==> flow/design.v <==
`default_nettype none
module spm #(parameter size = 32)(
    input wire              clk, 
    input wire              rst,
    input wire              clr,
    input wire              y,
    input wire [size-1:0]   x,
    output wire             p
);
    wire[size-1:1] pp;
    wire[size-1:0] xy;
    genvar i;
    CSADD csa0 (.clk(clk), .rst(rst), .clr(clr), .x(x[0]&y), .y(pp[1]), .sum(p));
    generate 
        for(i=1; i<size-1; i=i+1) begin
            CSADD csa (.clk(clk), .rst(rst), .clr(clr), .x(x[i]&y), .y(pp[i+1]), .sum(pp[i]));
        end 
    endgenerate
    TCMP tcmp (.clk(clk), .rst(rst), .clr(clr), .a(x[size-1]&y), .s(pp[size-1]));
endmodule
module CSADD(
    input wire  clk, 
    input wire  rst,
    input wire  clr,
    input wire  x, 
    input wire  y,
    output reg  sum
);
    reg sc;
    wire hsum1, hco1;
    assign hsum1 = y ^ sc;
    assign hco1 = y & sc;
    wire hsum2, hco2;
    assign hsum2 = x ^ hsum1;
    assign hco2 = x & hsum1;
    always @(posedge clk or posedge rst) begin
        if (rst) begin
            sum <= 1'b0;
            sc <= 1'b0;
        end
        else if (clr) begin
            sum <= 1'b0;
            sc <= 1'b0;
        end
        else begin
            sum <= hsum2;
            sc <= hco1 ^ hco2;
        end
    end
endmodule
module TCMP (
    input wire  clk, 
    input wire  rst,
    input wire  clr,
    input wire  a, 
    output reg  s
);
    reg z;
    always @(posedge clk or posedge rst) begin
        if (rst) begin
            s <= 1'b0;
            z <= 1'b0;
        end
        else if (clr) begin
            s <= 1'b0;
            z <= 1'b0;
        end
        else begin
            z <= a | z;
            s <= a ^ z;
        end
    end
endmodule
`default_nettype none
module mul32 (
    input wire          clk,
    input wire          rst,
    input wire          start,
    input wire  [31:0]  mc,
    input wire  [31:0]  mp,
    output reg  [63:0]  p,
    output wire         done
);
    wire        pw;
    reg [31:0]  Y;
    reg [7:0]   cnt, ncnt;
    reg [1:0]   state, nstate;
    localparam  IDLE=0, RUNNING=1, DONE=2;
    always @(posedge clk or posedge rst)
        if(rst)
            state  <= IDLE;
        else 
            state <= nstate;
    always @*
        case(state)
            IDLE    :   if(start) nstate = RUNNING; else nstate = IDLE;
            RUNNING :   if(cnt == 64) nstate = DONE; else nstate = RUNNING; 
            DONE    :   if(start) nstate = RUNNING; else nstate = DONE;
            default :   nstate = IDLE;
        endcase
    always @(posedge clk)
        cnt <= ncnt;
    always @*
        case(state)
            IDLE    :   ncnt = 0;
            RUNNING :   ncnt = cnt + 1;
            DONE    :   ncnt = 0;
            default :   ncnt = 0;
        endcase
    always @(posedge clk or posedge rst)
        if(rst)
            Y <= 32'b0;
        else if((start == 1'b1)) 
            Y <= mp;
        else if(state==RUNNING) 
            Y <= (Y >> 1);
    always @(posedge clk) 
        if(start)
            p <= 64'b0;
        else if(state==RUNNING)
            p <= {pw, p[63:1]};
    wire y = (state==RUNNING) ? Y[0] : 1'b0;
    spm #(.size(32)) spm32(
        .clk(clk),
        .rst(rst),
        .clr(start),
        .x(mc),
        .y(y),
        .p(pw)
    );
    assign done = (state == DONE);
endmodule
`default_nettype none
module user_proj_mul32 
(
    input wb_clk_i,
    input wb_rst_i,
    input wbs_stb_i,
    input wbs_cyc_i,
    input wbs_we_i,
    input [3:0] wbs_sel_i,
    input [31:0] wbs_dat_i,
    input [31:0] wbs_adr_i,
    output reg wbs_ack_o,
    output reg [31:0] wbs_dat_o,
    output [2:0] irq
);
    reg start;
    wire done;
    wire sys_clk;
    localparam MC_OFF = 8'h00, MP_OFF = 8'h04, P0_OFF = 8'h08, P1_OFF = 8'h0C;
    reg  [31:0]         MP, MC;
    wire [63:0]         P;
    wire                valid           = wbs_stb_i & wbs_cyc_i;
    wire                we              = wbs_we_i && valid;
    wire                re              = ~wbs_we_i && valid;
    wire [3:0]          byte_wr_en      = wbs_sel_i & {4{we}}; 
    wire                we_mp_reg       = we & (wbs_adr_i[7:0] == MP_OFF);
    wire                we_mc_reg       = we & (wbs_adr_i[7:0] == MC_OFF);
    wire                re_mp_reg       = re & (wbs_adr_i[7:0] == MP_OFF);
    wire                re_mc_reg       = re & (wbs_adr_i[7:0] == MC_OFF);
    wire                re_p0_reg       = re & (wbs_adr_i[7:0] == P0_OFF);
    wire                re_p1_reg       = re & (wbs_adr_i[7:0] == P1_OFF);
    assign sys_clk = wb_clk_i;
    always @(posedge sys_clk or posedge wb_rst_i) begin  
        if(wb_rst_i)
            MC <= 32'h0;
        else if(we_mc_reg)  
            MC <= wbs_dat_i;
    end
    always @(posedge sys_clk or posedge wb_rst_i) begin  
        if(wb_rst_i)
            MP <= 32'h0;
        else if(we_mp_reg) 
            MP <= wbs_dat_i;
    end 
    always @(posedge sys_clk or posedge wb_rst_i) begin  
        if(wb_rst_i)
            wbs_ack_o <= 0;
        else
        begin
            if ((we_mc_reg || we_mp_reg || (re_p0_reg && done) || (re_p1_reg && done)))
            begin
                wbs_ack_o <=1;
            end
            else 
                wbs_ack_o <=0; 
        end
    end
    always@(posedge sys_clk or posedge wb_rst_i) begin
        if(wb_rst_i)
            wbs_dat_o <= 32'hDEADBEEF;
        else
        begin
            if (re_p0_reg)
                wbs_dat_o <= P[31:0];
            else if (re_p1_reg)
                 wbs_dat_o <= P[63:32];
            else if (re_mp_reg)
                 wbs_dat_o <= MP;
            else if (re_mc_reg)
                 wbs_dat_o <= MC;
            else
               wbs_dat_o <= 32'hDEADBEEF; 
        end
    end
    always @(posedge sys_clk) 
        start <= (we_mp_reg && wbs_ack_o) ? 1'b1 : 1'b0;
    assign irq = 3'b000;	 
    mul32 mul (
        .clk(wb_clk_i),
        .rst(wb_rst_i),
        .start(start),
        .mc(MC),
        .mp(MP),
        .p(P),
        .done(done)
    );
endmodule
Step by step through the tools: user_proj_mul32
The steps from the RTL of user_proj_mul32 to its reports follow in flow order.
Lines are those of the file above, counted from 1.
Operators: Yosys type, input widths -> output width; for muxes data width and select width s.
Cell names lack the library's common part.
{"block": "inputs", "top": "user_proj_mul32", "clk_port": "wb_clk_i", "library": "sky130hd", "pvt_corner": "tt_025C_1v80"}

After elaboration
Counts by Yosys on the flattened word-level netlist (proc, flatten, opt, wreduce; memories kept). Register bits leave out memories and registers merged into their read ports (data or address). Print and check cells are left out. Cells with the same type and inputs are merged into one.
{"block": "word_totals", "regBits": 268, "input_bits": 73, "output_inout_bits": 36}
{"block": "classes", "n_addsub": 1, "n_eq": 6, "mux": 77, "n_logic": 197, "reduce_and_logical": 11}
{"block": "op_table", "op": "$mux 32", "count": 6}
{"block": "op_table", "op": "$and 1x1->1", "count": 101}
{"block": "op_table", "op": "$xor 1x1->1", "count": 94}
{"block": "op_table", "op": "$mux 1", "count": 68}
{"block": "op_table", "op": "$eq 8x4->1 const B", "count": 2}
{"block": "op_table", "op": "$add 8x1->8 const B", "count": 1}
{"block": "op_table", "op": "$eq 8x3->1 const B", "count": 1}
{"block": "op_table", "op": "$eq 8x7->1 const B", "count": 1}
{"block": "op_table", "op": "$logic_not 8->1", "count": 1}
{"block": "op_table", "op": "$pmux 2 s3", "count": 1}
{"block": "op_table", "op": "$logic_and 1x1->1", "count": 5}
{"block": "op_table", "op": "$mux 2", "count": 2}
{"block": "op_table", "op": "$logic_or 1x1->1", "count": 3}
{"block": "op_table", "op": "$eq 2x1->1 const B", "count": 1}
{"block": "op_table", "op": "$eq 2x2->1 const B", "count": 1}
{"block": "op_table", "op": "$logic_not 2->1", "count": 1}
{"block": "op_table", "op": "$reduce_bool 2->1", "count": 1}
{"block": "op_table", "op": "$or 1x1->1", "count": 1}
{"block": "op_table", "op": "$not 1->1", "count": 1}

Depth
Depth = most cells in a row (Yosys ltp): at word level without a register or memory, in the mapped netlist without a sequential cell, where the memories' decode and read muxes count.
{"block": "depth", "word_depth": 7, "abc_area": 0, "mapped_depth": 6}

Synthesis result
Yosys stat after the flow's synthesis: flattened, memories mapped to cells. It holds for the ABC_AREA given above (unset counts as 0); a run with the other value may have another netlist.
{"block": "mapped", "mapped_cells": 858, "yosys_area_um2": 11434.7, "sequential_area_um2": 6397.4, "ffs": 269, "n_buf": 60}
{"block": "types", "cell_type": "dfrtp_1", "count": 171, "type_area_um2": 4.28E+03}
{"block": "types", "cell_type": "dfxtp_1", "count": 73, "type_area_um2": 1.46E+03}
{"block": "types", "cell_type": "mux2i_1", "count": 95, "type_area_um2": 950.912}
{"block": "types", "cell_type": "mux4_2", "count": 32, "type_area_um2": 720.691}
{"block": "types", "cell_type": "dfstp_2", "count": 25, "type_area_um2": 656.88}
{"block": "types", "cell_type": "fa_1", "count": 31, "type_area_um2": 620.595}
{"block": "types", "cell_type": "mux2_4", "count": 29, "type_area_um2": 435.418}
{"block": "types", "cell_type": "nor2b_1", "count": 64, "type_area_um2": 400.384}
{"block": "types", "cell_type": "mux2_2", "count": 31, "type_area_um2": 349.085}
{"block": "types", "cell_type": "nor2_1", "count": 71, "type_area_um2": 266.506}
{"block": "types", "cell_type": "and3_1", "count": 31, "type_area_um2": 193.936}
{"block": "types", "cell_type": "o21ai_0", "count": 36, "type_area_um2": 180.173}
{"block": "types", "cell_type": "nand2b_1", "count": 25, "type_area_um2": 156.4}
{"block": "types", "cell_type": "clkbuf_1", "count": 37, "type_area_um2": 138.883}
{"block": "types", "cell_type": "nand2_1", "count": 33, "type_area_um2": 123.869}
{"block": "types", "cell_type": "and2_1", "count": 9, "type_area_um2": 56.304}
{"block": "types", "cell_type": "mux2_1", "count": 4, "type_area_um2": 45.043}
{"block": "types", "cell_type": "buf_1", "count": 10, "type_area_um2": 37.536}
Not listed: further types 22, cells in them 51.
By module: a second synthesis without flattening, with its own total; a netlist apart from the flattened one above.
{"block": "hier_totals", "hier_cells": 884, "hier_area_um2": 11617.4}
Rows give one instance, submodules left out.
{"block": "modules", "module": "user_proj_mul32", "n_inst": 1, "n_cells": 261, "mod_area_um2": 4444.3}
{"block": "modules", "module": "mul32", "n_inst": 1, "n_cells": 394, "mod_area_um2": 4157.7}
{"block": "modules", "module": "CSADD", "n_inst": 31, "n_cells": 6, "mod_area_um2": 86.3}
{"block": "modules", "module": "spm #(size=32)", "n_inst": 1, "n_cells": 35, "mod_area_um2": 255.2}
{"block": "modules", "module": "TCMP", "n_inst": 1, "n_cells": 8, "mod_area_um2": 83.8}

Timing after synthesis
Path of least setup slack by OpenSTA after synthesis, without wires, with an ideal clock, recovery checks aside; 20% of the period is set as input and as output delay. Where synthesis merged equal registers, the netlist keeps one of their names.
{"block": "synth_path", "path_kind": "input port to flip-flop", "startpoint": "in wbs_adr_i[5]", "endpoint": "reg MP[10]", "clock_period_ns": 10.0, "in_delay_ns": 2.000, "setup_ns": 0.125, "arrival_ns": 3.647, "required_time_ns": 9.875, "slack_ns": 6.228, "path_delay_ns": 1.772, "path_stages": 5, "n_path_buf": 2, "period_less_setup_slack_ns": 3.772}
"path_delay_ns" is the arrival time less input delay plus setup time.
"path_stages": output pins that drive a net of the path, with the launching flip-flop's if there is one; two outputs of one cell count as two.
"period_less_setup_slack_ns" is the clock period less the worst setup slack; recovery checks do not enter. This is arithmetic on one report: input and output delays are still those of the set period (20% each).
Between the ends stands the longest chain of elaborated cells between them, by number of cells; it is not shown to be the way that was timed. Of several equally long chains one is given.
Each line given opens the expression or statement behind the cell; cells for indexed reads and writes are added by Yosys, which also makes memories of some case tables.
{"block": "synth_via", "cell_sequence": "or4b_4 > or4_1 > buf_2 > buf_6 > mux2_4", "elab_chain_cells": 2, "cone_cells": 2, "cone_classes": "eq/ne (1); logic (1)"}
{"block": "synth_rtl", "item": "from (decl)", "line": 143, "source": "input [31:0] wbs_adr_i,"}
{"block": "synth_rtl", "item": "$eq 8x3->1", "line": 158, "source": "wire                we_mp_reg       = we & (wbs_adr_i[7:0] == MP_OFF);"}
{"block": "synth_rtl", "item": "$and 1x1->1", "line": 158}
{"block": "synth_rtl", "item": "to (assign)", "line": 173, "source": "MP <= 32'h0;"}
{"block": "synth_rtl", "item": "to (assign)", "line": 175, "source": "MP <= wbs_dat_i;"}
{"block": "synth_rtl", "item": "to (decl)", "line": 152, "source": "reg  [31:0]         MP, MC;"}

Timing after layout
Path of least setup slack in the final report of run 1 (OpenROAD, finished layout, wires in). Where an end is a register, its clock arrival counts in the times.
{"block": "layout_path", "path_kind": "input port to flip-flop", "startpoint": "in wbs_adr_i[1]", "endpoint": "reg wbs_dat_o[29]", "clock_period_ns": 2.98, "in_delay_ns": 0.60, "setup_ns": 0.07, "arrival_ns": 3.17, "required_time_ns": 3.44, "slack_ns": 0.28, "path_stages": 5, "n_path_buf": 2}
Between the ends stands the longest chain of elaborated cells between them, by number of cells; it is not shown to be the way that was timed. Of several equally long chains one is given.
At most two assigning lines are given for a register; there are more.
{"block": "layout_via", "cell_sequence": "clkdlybuf4s50_1 > or4b_4 > nor3_1 > clkbuf_1 > and2_1", "elab_chain_cells": 6, "cone_cells": 12, "cone_classes": "eq/ne (3); mux (4); logic (4); reduce/logical (1)"}
{"block": "layout_rtl", "item": "from (decl)", "line": 143, "source": "input [31:0] wbs_adr_i,"}
{"block": "layout_rtl", "item": "$logic_not 8->1", "line": 161, "source": "wire                re_mc_reg       = re & (wbs_adr_i[7:0] == MC_OFF);"}
{"block": "layout_rtl", "item": "$and 1x1->1", "line": 161}
{"block": "layout_rtl", "item": "$mux 32", "line": 201, "source": "else if (re_mc_reg)"}
{"block": "layout_rtl", "item": "$mux 32", "line": 199, "source": "else if (re_mp_reg)"}
{"block": "layout_rtl", "item": "$mux 32", "line": 197, "source": "else if (re_p1_reg)"}
{"block": "layout_rtl", "item": "$mux 32", "line": 195, "source": "if (re_p0_reg)"}
{"block": "layout_rtl", "item": "to (assign)", "line": 196, "source": "wbs_dat_o <= P[31:0];"}
{"block": "layout_rtl", "item": "to (assign)", "line": 198, "source": "wbs_dat_o <= P[63:32];"}
{"block": "layout_rtl", "item": "to (decl)", "line": 145, "source": "output reg [31:0] wbs_dat_o,"}

==> runs of user_proj_mul32 <==
Measured data: module user_proj_mul32, platform sky130hd, 5 stored runs of the flow under differing settings, order arbitrary. Input and output delays are each 20% of the period that was set; the output load is 0.01 pF.
"period_reached_ns" is the run's clock period less its worst setup slack. It is reckoned from that one timing run; input and output delays stay at 20% of the period that was set.
"worst_path_allowed_less_slack_ns" is the time allowed to the run's worst setup path (the clock period less input and output delay, where it has them) less its slack. Clock arrival times count: a late capture clock shortens it, a late launch clock lengthens it.
By "totalPower_uw" is meant OpenSTA's value without simulated activity: inputs other than the clock are taken to toggle once in ten clock periods, and the tool carries that through the logic.

{"run": "run 1", "settings": { "CAP_MARGIN": 40, "CORE_MARGIN": 6, "CORE_UTILIZATION": 22, "CTS_CLUSTER_DIAMETER": 358, "GPL_TIMING_DRIVEN": 0, "MIN_ROUTING_LAYER": "met1", "PLACE_DENSITY": 0.59, "SLEW_MARGIN": 35, "period_ns": 2.98 }, "results": { "worst_path_allowed_less_slack_ns": 2.11, "worst_path_kind": "input port to flip-flop", "final_stdcell_area_um2": 14249.9, "tns_ns": 0.000, "fin_util_frac": 0.278, "synth_area_um2": 11434.7, "totalPower_uw": 7520, "setup_worst_slack_ns": 0.275, "period_reached_ns": 2.705, "final_die_area_um2": 57590.4 }}
{"run": "run 2", "settings": { "CAP_MARGIN": 35, "CELL_PAD_IN_SITES_DETAIL_PLACEMENT": 2, "CELL_PAD_IN_SITES_GLOBAL_PLACEMENT": 1, "CORE_UTILIZATION": 26, "CTS_CLUSTER_DIAMETER": 35, "GPL_ROUTABILITY_DRIVEN": 0, "GPL_TIMING_DRIVEN": 0, "PLACE_DENSITY": 0.45, "SLEW_MARGIN": 5, "TNS_END_PERCENT": 15, "period_ns": 5.66, "CORE_MARGIN": 2 }, "results": { "worst_path_allowed_less_slack_ns": 2.25, "worst_path_kind": "input port to flip-flop", "final_stdcell_area_um2": 15518.6, "tns_ns": 0.000, "fin_util_frac": 0.359, "synth_area_um2": 11434.7, "totalPower_uw": 6130, "setup_worst_slack_ns": 2.282, "period_reached_ns": 3.378, "final_die_area_um2": 45674.1 }}
{"run": "run 3", "settings": { "ABC_AREA": 1, "CAP_MARGIN": 35, "CELL_PAD_IN_SITES_DETAIL_PLACEMENT": 2, "CELL_PAD_IN_SITES_GLOBAL_PLACEMENT": 1, "CORE_UTILIZATION": 26, "CTS_CLUSTER_DIAMETER": 35, "GPL_ROUTABILITY_DRIVEN": 0, "GPL_TIMING_DRIVEN": 1, "MIN_ROUTING_LAYER": "met2", "PLACE_DENSITY": 0.45, "SLEW_MARGIN": 20, "TNS_END_PERCENT": 35, "period_ns": 5.66, "CORE_MARGIN": 2 }, "results": { "worst_path_allowed_less_slack_ns": 2.30, "worst_path_kind": "input port to flip-flop", "final_stdcell_area_um2": 15352.2, "tns_ns": 0.000, "fin_util_frac": 0.346, "synth_area_um2": 11741.3, "totalPower_uw": 5926, "setup_worst_slack_ns": 2.229, "period_reached_ns": 3.431, "final_die_area_um2": 46874.4 }}
{"run": "run 4", "settings": { "ABC_AREA": 1, "CORE_ASPECT_RATIO": 0.55, "CORE_UTILIZATION": 20, "CTS_CLUSTER_SIZE": 19, "MIN_ROUTING_LAYER": "met2", "PLACE_DENSITY_LB_ADDON": 0.15, "TNS_END_PERCENT": 65, "period_ns": 3.99, "CAP_MARGIN": 20, "CORE_MARGIN": 2, "SLEW_MARGIN": 20 }, "results": { "worst_path_allowed_less_slack_ns": 1.93, "worst_path_kind": "input port to flip-flop", "final_stdcell_area_um2": 14136.1, "tns_ns": 0.000, "fin_util_frac": 0.245, "synth_area_um2": 11741.3, "totalPower_uw": 5482, "setup_worst_slack_ns": 1.259, "period_reached_ns": 2.731, "final_die_area_um2": 60748.1 }}
{"run": "run 5", "settings": { "CORE_UTILIZATION": 40, "period_ns": 4.05, "CAP_MARGIN": 20, "CORE_MARGIN": 2, "SLEW_MARGIN": 20 }, "results": { "worst_path_allowed_less_slack_ns": 1.95, "worst_path_kind": "input port to flip-flop", "final_stdcell_area_um2": 13523.0, "tns_ns": 0.000, "fin_util_frac": 0.484, "synth_area_um2": 11434.7, "totalPower_uw": 5310, "setup_worst_slack_ns": 1.286, "period_reached_ns": 2.764, "final_die_area_um2": 29955.0 }}
